==> flow/design.v <==
module regfile #(
    parameter width = 16, 
    parameter num_regs = 16, 
    parameter num_inputs = 4,
    parameter total_inputs = num_inputs + num_inputs)(
    input wire clk,
    input wire reset,
    input wire ren,
    output reg [(total_inputs+1)*width-1:0] r_data,
    output reg r_data_vld,
    input wire wen1,
    input wire [num_inputs*width-1:0] w_data1,
    output reg wr_ack1,
    input wire wen2,
    input wire [num_inputs*width-1:0] w_data2,
    output reg wr_ack2,
    input wire wen3,
    input wire [width-1:0] w_data3,
    output reg wr_ack3
);
    reg [width-1:0] registers [0:num_regs-1];
    always @(*) begin
        if (ren) begin
            for (int i = 0; i <= total_inputs; i += 1 ) begin
                r_data[i*width +: width] = registers[i];  
            end
            r_data_vld = 1'b1;
        end else begin
            for (int i = 0; i <= total_inputs; i += 1) begin
                r_data[i*width +: width] = {width{1'b0}};  
            end
            r_data_vld = 1'b0;
        end
    end
    always @(posedge clk) begin
        wr_ack1 <= 1'b0;
        wr_ack2 <= 1'b0;
        wr_ack3 <= 1'b0;
        if (reset) begin
            for (int i = 0; i < num_regs; i = i + 1) begin
                registers[i] <= {width{1'b0}};
            end
        end else if (!ren) begin
            if (wen1) begin
                for (int i = 0; i < num_inputs; i += 1) begin
                    registers[i] <= w_data1[i*width +: width]; 
                end
                wr_ack1 <= 1'b1;
            end
            if (wen2) begin
                for (int i = 0; i < num_inputs; i += 1) begin
                    registers[i + num_inputs] <= w_data2[i*width +: width]; 
                end
                wr_ack2 <= 1'b1;
            end
            if (wen3) begin
                registers[total_inputs] <= w_data3;
                wr_ack3 <= 1'b1;
            end
        end
    end
endmodule
`timescale 1ns/1ps
module mem #(
    parameter width = 16,
    parameter num_regs = 16,
    parameter num_inputs = 4,
    parameter total_inputs = num_inputs + num_inputs
) (
    input wire clk,
    input wire reset,
    input wire on_off,  
    input wire write_en1,  
    output reg write_rdy1,
    input wire [num_inputs*width-1:0] w_data_in1,
    output wire write_ack1,
    input wire write_en2,  
    output reg write_rdy2,
    input wire [num_inputs*width-1:0] w_data_in2,
    output wire write_ack2,
    input wire write_en3,  
    output reg write_rdy3,
    input wire [width-1:0] w_data_in3,
    output wire write_ack3,
    output wire [width-1:0] config_in,
    output wire [total_inputs*width-1:0] adder_inputs,
    output wire on_off_vector_fu,  
    output wire r_data_vld
);
    reg write_reg_en1, write_reg_en2, write_reg_en3;
    wire [(total_inputs+1)*width-1:0] r_data_out;
    wire read_reg_en, writing;
    wire write_ack_wire1, write_ack_wire2, write_ack_wire3;
    always @(posedge clk) begin
        if (reset) begin
            write_reg_en1 <= 0;
            write_reg_en2 <= 0;
            write_reg_en3 <= 0;
            write_rdy1 <= 1'b1;
            write_rdy2 <= 1'b1;
            write_rdy3 <= 1'b1;
        end else begin
            write_reg_en1 <= 0;
            write_reg_en2 <= 0;
            write_reg_en3 <= 0;
            if (!on_off) begin
                write_rdy1 <= (!write_en1) ? 1'b1 : 1'b0;
                write_rdy2 <= (!write_en2) ? 1'b1 : 1'b0;
                write_rdy3 <= (!write_en3) ? 1'b1 : 1'b0;
                if (write_en1 && !write_ack1) 
                    write_reg_en1 <= 1;
                if (write_en2 && !write_ack2) 
                    write_reg_en2 <= 1;
                if (write_en3 && !write_ack3) 
                    write_reg_en3 <= 1;
            end else begin
                write_rdy1 <= 1'b0;
                write_rdy2 <= 1'b0;
                write_rdy3 <= 1'b0;
            end
        end
    end
    assign writing = (write_en1 || write_en2 || write_en3);
    assign write_ack1 = write_ack_wire1;
    assign write_ack2 = write_ack_wire2;
    assign write_ack3 = write_ack_wire3;
    assign on_off_vector_fu = on_off && !writing;
    assign read_reg_en = on_off_vector_fu;
    assign config_in = r_data_out[total_inputs*width +: width];
    genvar i;
    generate
        for (i = 0; i < total_inputs; i = i + 1) begin
            assign adder_inputs[i*width +: width] = r_data_out[i*width +: width];
        end
    endgenerate
    regfile #(
        .width(width),
        .num_regs(num_regs),
        .num_inputs(num_inputs)
    ) regfile1 (
        .clk(clk),
        .reset(reset),
        .ren(read_reg_en),
        .r_data(r_data_out),
        .r_data_vld(r_data_vld),
        .wen1(write_reg_en1),
        .w_data1(w_data_in1),
        .wr_ack1(write_ack_wire1),
        .wen2(write_reg_en2),
        .w_data2(w_data_in2),
        .wr_ack2(write_ack_wire2),
        .wen3(write_reg_en3),
        .w_data3(w_data_in3),
        .wr_ack3(write_ack_wire3)
    );
endmodule
module half_adder #(parameter width = 16) (
    input wire clk,
    input wire reset,
    input wire [width-1:0] a,
    input wire [width-1:0] b,
    output reg [width-1:0] c,
    output reg carry_out,
    output reg ack,
    input wire on_off
);
    always @(posedge clk) begin
        if (reset || !on_off) begin
            c <= {width{1'b0}};
            carry_out <= 1'b0;
            ack <= 1'b0;
        end else begin
            {carry_out, c} = a + b;
            ack <= 1'b1;
        end
    end
endmodule
module full_adder #(parameter width = 16) (
    input wire clk,
    input wire reset,
    input wire [width-1:0] a,
    input wire [width-1:0] b,
    input wire carry_in,
    output reg [width-1:0] c,
    output reg carry_out,
    output reg ack,
    input wire carry_listen,
    input wire on_off
);
    always @(posedge clk) begin
        if (reset || !on_off) begin
            c <= {width{1'b0}};
            carry_out <= 1'b0;
            ack <= 1'b0;
        end else begin
            if (carry_listen) begin
                {carry_out, c} = a + b + carry_in;
                ack <= 1'b1;
            end else begin
                {carry_out, c} = a + b;
                ack <= 1'b1;
            end
        end
    end
endmodule
`timescale 1ns/1ps
module adder_fu #(
    parameter width = 16,
    parameter num_inputs = 4,
    parameter total_inputs = num_inputs + num_inputs
) (
    input wire clk,
    input wire reset,
    input wire [total_inputs*width-1:0] inputs,
    input wire on_off,
    input wire [15:0] config_in,
    output wire [num_inputs*width-1:0] outputs,
    output wire [3:0] dest_info,
    output wire ack
);
    wire carry1, carry2, carry3, carry4;
    wire ack1, ack2, ack3, ack4;
    reg a1_on_off, a2_on_off, a3_on_off, a4_on_off;
    wire [1:0] adder_config;
    assign adder_config = config_in[1:0];
    assign dest_info = config_in[5:2];
    always @(posedge clk) begin
        if (reset) begin
            a1_on_off <= 1'b0;
            a2_on_off <= 1'b0;
            a3_on_off <= 1'b0;
            a4_on_off <= 1'b0;
        end else if (on_off) begin
            case (adder_config)
                2'd0: begin  
                    a1_on_off <= 1'b1;
                    a2_on_off <= 1'b1;
                    a3_on_off <= 1'b1;
                    a4_on_off <= 1'b1;
                end
                2'd1: begin  
                    a1_on_off <= 1'b1;
                    a2_on_off <= a1_on_off;
                    a3_on_off <= 1'b1;
                    a4_on_off <= a3_on_off;
                end
                2'd3: begin  
                    a1_on_off <= 1'b1;
                    a2_on_off <= a1_on_off;
                    a3_on_off <= a2_on_off;
                    a4_on_off <= a3_on_off;
                end
                default: begin
                    a1_on_off <= 1'b0;
                    a2_on_off <= 1'b0;
                    a3_on_off <= 1'b0;
                    a4_on_off <= 1'b0;
                end
            endcase
        end else begin
                a1_on_off <= 1'b0;
                a2_on_off <= 1'b0;
                a3_on_off <= 1'b0;
                a4_on_off <= 1'b0;
        end
    end
    assign ack = ack4;
    half_adder #( .width(width) ) adder1 (
        .clk(clk),
        .reset(reset),
        .a(inputs[0*width +: width]),
        .b(inputs[4*width +: width]),
        .c(outputs[0*width +: width]),
        .carry_out(carry1),
        .ack(ack1),
        .on_off(a1_on_off)
    );
    full_adder #( .width(width) ) adder2 (
        .clk(clk),
        .reset(reset),
        .a(inputs[1*width +: width]),
        .b(inputs[5*width +: width]),
        .c(outputs[1*width +: width]),
        .carry_in(carry1),
        .carry_out(carry2),
        .carry_listen(config_in[0]),
        .on_off(a2_on_off),
        .ack(ack2)
    );
    full_adder #( .width(width) ) adder3 (
        .clk(clk),    
        .reset(reset),
        .a(inputs[2*width +: width]),
        .b(inputs[6*width +: width]),
        .c(outputs[2*width +: width]),
        .carry_in(carry2),
        .carry_out(carry3),
        .carry_listen(config_in[1]),
        .on_off(a3_on_off),
        .ack(ack3)
    );
    full_adder #( .width(width) ) adder4 (
        .clk(clk),
        .reset(reset),
        .a(inputs[3*width +: width]),
        .b(inputs[7*width +: width]),
        .c(outputs[3*width +: width]),
        .carry_in(carry3),
        .carry_out(carry4),
        .carry_listen(config_in[0]),
        .on_off(a4_on_off),
        .ack(ack4)
    );
endmodule
`timescale 1ns/1ps
module v_tile #(
    parameter width = 16,  
    parameter num_inputs = 4,  
    parameter num_regs = 16,  
    parameter total_inputs = num_inputs + num_inputs  
) (
    input wire clk,
    input wire reset,
    input wire on_off,  
    input wire write_en1,  
    output wire write_rdy1,
    input wire [num_inputs*width-1:0] w_data_in1,  
    output wire write_ack1,
    input wire write_en2,  
    output wire write_rdy2,
    input wire [num_inputs*width-1:0] w_data_in2,  
    output wire write_ack2,
    input wire write_en3,  
    output wire write_rdy3,
    input wire [width-1:0] w_data_in3,
    output wire write_ack3,
    output wire [num_inputs*width-1:0] adder_outputs,  
    output wire [3:0] dest_info,
    output wire adder_ack
);
    wire [total_inputs*width-1:0] adder_inputs;
    wire on_off_vector_fu;
    wire [15:0] config_in;
    mem #(
        .width(width),
        .num_regs(num_regs),
        .num_inputs(num_inputs)
    ) mem_inst (
        .clk(clk),
        .reset(reset),
        .on_off(on_off),
        .write_en1(write_en1),
        .write_rdy1(write_rdy1),
        .w_data_in1(w_data_in1),
        .write_ack1(write_ack1),
        .write_en2(write_en2),
        .write_rdy2(write_rdy2),
        .w_data_in2(w_data_in2),
        .write_ack2(write_ack2),
        .write_en3(write_en3),
        .write_rdy3(write_rdy3),
        .w_data_in3(w_data_in3),
        .write_ack3(write_ack3),
        .config_in(config_in),
        .adder_inputs(adder_inputs),
        .on_off_vector_fu(on_off_vector_fu)
    );
    adder_fu #(
        .width(width),
        .num_inputs(num_inputs)
    ) adder_fu_inst (
        .clk(clk),
        .reset(reset),
        .inputs(adder_inputs),  
        .on_off(on_off_vector_fu),  
        .config_in(config_in),
        .outputs(adder_outputs),
        .dest_info(dest_info),
        .ack(adder_ack)
    );
endmodule
# [Step by step through the tools: v_tile]
# Tool output for the design above, in the order of the flow.
# Line numbers count from 1 in the design file above.
# Library cell names are shortened.
# Not given: -
[setup] top_module="v_tile" clock_port="clk" library="sky130hd" lib_corner="tt_025C_1v80"

# [Word-level counts]
# Yosys after proc, flatten, opt, wreduce and memory -nomap, before mapping. Enables and synchronous resets that opt folds into registers are not counted as muxes. Print and check cells are not counted. Equal cells are merged and count once.
[bits] ff_bits=215 in_bits=150 output_inout_bits=75 word_cells=97
[op_classes] n_addsub=7 eq_ne=2 mux=29 bitwise=1 reduce_and_logical=28
[ops] op="2-to-1 mux 16 bit" count=9
[ops] op="adder 16 x 16 -> 17 bit" count=3
[ops] op="adder 17 x 1 -> 17 bit" count=2
[ops] op="2-to-1 mux 17 bit" count=2
[ops] op="adder 16 x 1 -> 16 bit" count=1
[ops] op="adder 16 bit" count=1
[ops] op="2-to-1 mux 1 bit" count=14
[ops] op="OR reduction 2 bit" count=5
[ops] op="zero test 1 bit" count=8
[ops] op="logical OR 1 bit" count=6
[ops] op="AND reduction 2 bit" count=3
[ops] op="2-to-1 mux 6 bit" count=1
[ops] op="case mux 1 bit (select 2 bit)" count=3
[ops] op="logical AND 1 bit" count=4
[ops] op="OR reduction 3 bit" count=1
[ops] op="== test 2 x 1 -> 1 bit with constant B" count=1
[ops] op="== test 2 bit with constant B" count=1
[ops] op="zero test 2 bit" count=1
[ops] op="NOT 1 bit" count=1

# [Logic depth]
# Depth = most cells in a row (Yosys ltp): at word level without a register or memory, in the mapped netlist without a sequential cell, where the memories' decode and read muxes count.
[logic_depth] ltp_word=8 ABC_AREA=1 ltp_mapped=23 ltp_nobuf=21

# [Mapped cells and area]
# Yosys stat after the flow's synthesis: flattened, memories mapped to cells. It holds for the ABC_AREA given above (unset counts as 0); a run with the other value may have another netlist.
# The area totals of this step are shown rounded.
[mapped] stdcells=1831 area_um2=12000 sequential_area_um2=4300 ffs=215 n_buf=59
[by_type] type="dfxtp_1" count=215 area_total_um2=4.3E+03
[by_type] type="nand2_1" count=362 area_total_um2=1.36E+03
[by_type] type="a21oi_1" count=232 area_total_um2=1.16E+03
[by_type] type="inv_1" count=286 area_total_um2=1073.53
[by_type] type="nor2_1" count=231 area_total_um2=867.082
[by_type] type="ha_1" count=69 area_total_um2=863.328
[by_type] type="o21ai_0" count=169 area_total_um2=845.811
[by_type] type="nand3_1" count=98 area_total_um2=490.47
[by_type] type="clkbuf_1" count=53 area_total_um2=198.941
[by_type] type="o21a_1" count=13 area_total_um2=97.594
[by_type] type="fa_1" count=4 area_total_um2=80.077
[by_type] type="nand4_1" count=11 area_total_um2=68.816
[by_type] type="nor3_1" count=12 area_total_um2=60.058
[by_type] type="nor2_4" count=5 area_total_um2=56.304
[by_type] type="nand3_2" count=5 area_total_um2=50.048
[by_type] type="nor2_2" count=8 area_total_um2=50.048
[by_type] type="and2_1" count=5 area_total_um2=31.28
[by_type] type="nand2_2" count=5 area_total_um2=31.28
# Other cell types: 22; their cells: 48.

# [Worst setup path after synthesis]
# Path of least setup slack by OpenSTA after synthesis, without wires, with an ideal clock, recovery checks aside; 20% of the period is set as input and as output delay. Where synthesis merged equal registers, the netlist keeps one of their names.
[synth_path] path_kind="input to register" startpoint="input on_off" endpoint="register adder_fu_inst.adder2.c[12]" clock_period_ns=4.5 input_delay_ns=0.900 setup_ns=0.128 t_first_pin_ns=0.900 arrival_time_ns=3.638 required_time_ns=4.372 slack_ns=0.735 delay_ns=2.866 stages=19 synth_period_reached_ns=3.765
# "delay_ns" = arrival - input delay + setup time.
# "stages": output pins that drive a net of the path, with the launching flip-flop's if there is one; two outputs of one cell count as two.
# "synth_period_reached_ns" = period - worst setup slack (recovery checks aside). The figure is calculated, with input and output delays left at 20% of the set period.
# Between the ends stands the longest chain of elaborated cells between them, by number of cells; it is not shown to be the way that was timed. Of several equally long chains one is given.
# A line is the first line of the expression or statement that the cell stems from. Yosys adds cells for indexed reads and writes and turns some case tables into memories.
[synth_between] cell_sequence="inv_2 -> nor2_4 -> nand2_1 -> clkbuf_1 -> clkbuf_1 -> nor2_1 -> ha_1 -> fa_1 -> ha_1 -> inv_1 -> nor2_2 -> nand2_2 -> nor2_4 -> nand3_2 -> nor2_4 -> nand2_2 -> nor2_4 -> xnor2_1 -> nor2_1" elab_chain_len=5 cells_between=7 classes_between="add/sub (2); mux (4); reduce/logical (1)"
[synth_rtl] item="from (decl)" line=324 rtl="input wire on_off,"
[synth_rtl] item="logical AND 1 bit" line=127 rtl="assign on_off_vector_fu = on_off && !writing;"
[synth_rtl] item="2-to-1 mux 16 bit" line=23 rtl="if (ren) begin"
[synth_rtl] item="adder 16 x 16 -> 17 bit" line=197 rtl="{carry_out, c} = a + b + carry_in;"
[synth_rtl] item="adder 17 x 1 -> 17 bit" line=197
[synth_rtl] item="2-to-1 mux 17 bit" line=196 rtl="if (carry_listen) begin"
[synth_rtl] item="to (assign)" line=192 rtl="c <= {width{1'b0}};"
[synth_rtl] item="to (decl)" line=184 rtl="output reg [width-1:0] c,"

# [Timing after layout]
# Path of least setup slack in the final report of flow run A (OpenROAD, finished layout, wires in). Where an end is a register, its clock arrival counts in the times.
[layout_path] path_kind="input to output" startpoint="input on_off" endpoint="output dest_info[3]" clock_period_ns=4.5 input_delay_ns=0.90 output_delay_ns=0.90 t_first_pin_ns=0.90 arrival_time_ns=3.29 required_time_ns=3.60 slack_ns=0.31 stages=8
# Between the ends stands the longest chain of elaborated cells between them, by number of cells; it is not shown to be the way that was timed. Of several equally long chains one is given.
[layout_between] cell_sequence="clkdlybuf4s50_1 -> inv_2 -> nor2_4 -> nand2_4 -> buf_12 -> buf_4 -> nor2_1 -> clkdlybuf4s50_1" elab_chain_len=2 cells_between=2 lines_between=2 classes_between="mux (1); reduce/logical (1)"
[layout_rtl] item="from (decl)" line=324 rtl="input wire on_off,"
[layout_rtl] item="logical AND 1 bit" line=127 rtl="assign on_off_vector_fu = on_off && !writing;"
[layout_rtl] item="2-to-1 mux 6 bit" line=23 rtl="if (ren) begin"
[layout_rtl] item="to (decl)" line=338 rtl="output wire [3:0] dest_info,"

# 5 stored runs of v_tile in the flow (synthesis by Yosys, layout by OpenROAD, sky130hd cells), in arbitrary order. Constraints: input delay and output delay 20% of the set period each, output load 0.01 pF.
# "period_reached_ns": clock period set for the run, less the worst setup slack. It is reckoned from that one timing run; input and output delays stay at 20% of the period that was set.
# "worstPathTime_ns" = time allowed to the worst setup path (clock period - input delay - output delay, where it has them) - its slack; a late launch clock adds to it, a late capture clock takes from it.
# "power.total_uw" is the tool's figure for a default switching activity; nothing was simulated.
# Results are given in rounded form.
run="flow run A" settings ABC_AREA=1 CAP_MARGIN=15 CORE_ASPECT_RATIO=1.11 CORE_MARGIN=4 CORE_UTILIZATION=40 CTS_CLUSTER_DIAMETER=360 GPL_ROUTABILITY_DRIVEN=1 GPL_TIMING_DRIVEN=1 MAX_ROUTING_LAYER="met4" MIN_ROUTING_LAYER="met2" SETUP_SLACK_MARGIN=-0.29 TNS_END_PERCENT=45 period_ns=4.5 SLEW_MARGIN=20
run="flow run A" results ws_hold_ns=0.426 worstPathTime_ns=2.39 path_kind="input to output" power.total_uw=4220 synthArea_um2=12000 timing.setup.ws_ns=0.306 period_reached_ns=4.194 die_footprint_um2=32900 post_route_util_frac=0.521
run="flow run B" settings ABC_AREA=1 CORE_MARGIN=5 CORE_UTILIZATION=40 GPL_ROUTABILITY_DRIVEN=0 MIN_ROUTING_LAYER="met2" period_ns=4.5 CAP_MARGIN=20 SLEW_MARGIN=20
run="flow run B" results post_route_util_frac=0.519 worstPathTime_ns=2.90 path_kind="input to register" ws_hold_ns=0.426 synthArea_um2=12000 die_footprint_um2=33600 period_reached_ns=3.805 timing.setup.ws_ns=0.695 power.total_uw=4260
run="flow run C" settings ABC_AREA=0 CORE_MARGIN=9 CORE_UTILIZATION=18 HOLD_SLACK_MARGIN=-0.0 PLACE_DENSITY=0.88 SETUP_SLACK_MARGIN=0.67 period_ns=3.91 CAP_MARGIN=20 SLEW_MARGIN=20
run="flow run C" results period_reached_ns=3.538 die_footprint_um2=74100 synthArea_um2=11600 post_route_util_frac=0.3 ws_hold_ns=0.424 power.total_uw=5130 worstPathTime_ns=2.76 path_kind="input to register" timing.setup.ws_ns=0.372
run="flow run D" settings CELL_PAD_IN_SITES_DETAIL_PLACEMENT=0 CORE_MARGIN=7 CORE_UTILIZATION=65 CTS_CLUSTER_SIZE=90 MAX_ROUTING_LAYER="met5" PLACE_DENSITY_LB_ADDON=0.25 SETUP_SLACK_MARGIN=1.71 SLEW_MARGIN=40 TNS_END_PERCENT=45 period_ns=6.29 CAP_MARGIN=20
run="flow run D" results timing.setup.ws_ns=1.81 die_footprint_um2=21900 worstPathTime_ns=3.22 path_kind="input to register" post_route_util_frac=0.853 power.total_uw=2860 synthArea_um2=11600 ws_hold_ns=0.436 period_reached_ns=4.477
run="flow run E" settings CAP_MARGIN=15 CORE_UTILIZATION=57 CTS_CLUSTER_DIAMETER=263 CTS_CLUSTER_SIZE=42 GPL_ROUTABILITY_DRIVEN=0 GPL_TIMING_DRIVEN=0 PLACE_DENSITY_LB_ADDON=0.14 SETUP_SLACK_MARGIN=-0.17 SLEW_MARGIN=15 TNS_END_PERCENT=70 period_ns=2.91 CORE_MARGIN=2
run="flow run E" results power.total_uw=5110 worstPathTime_ns=3.13 path_kind="input to register" timing.setup.ws_ns=-0.805 post_route_util_frac=0.826 period_reached_ns=3.715 die_footprint_um2=21600 synthArea_um2=11600 ws_hold_ns=0.264
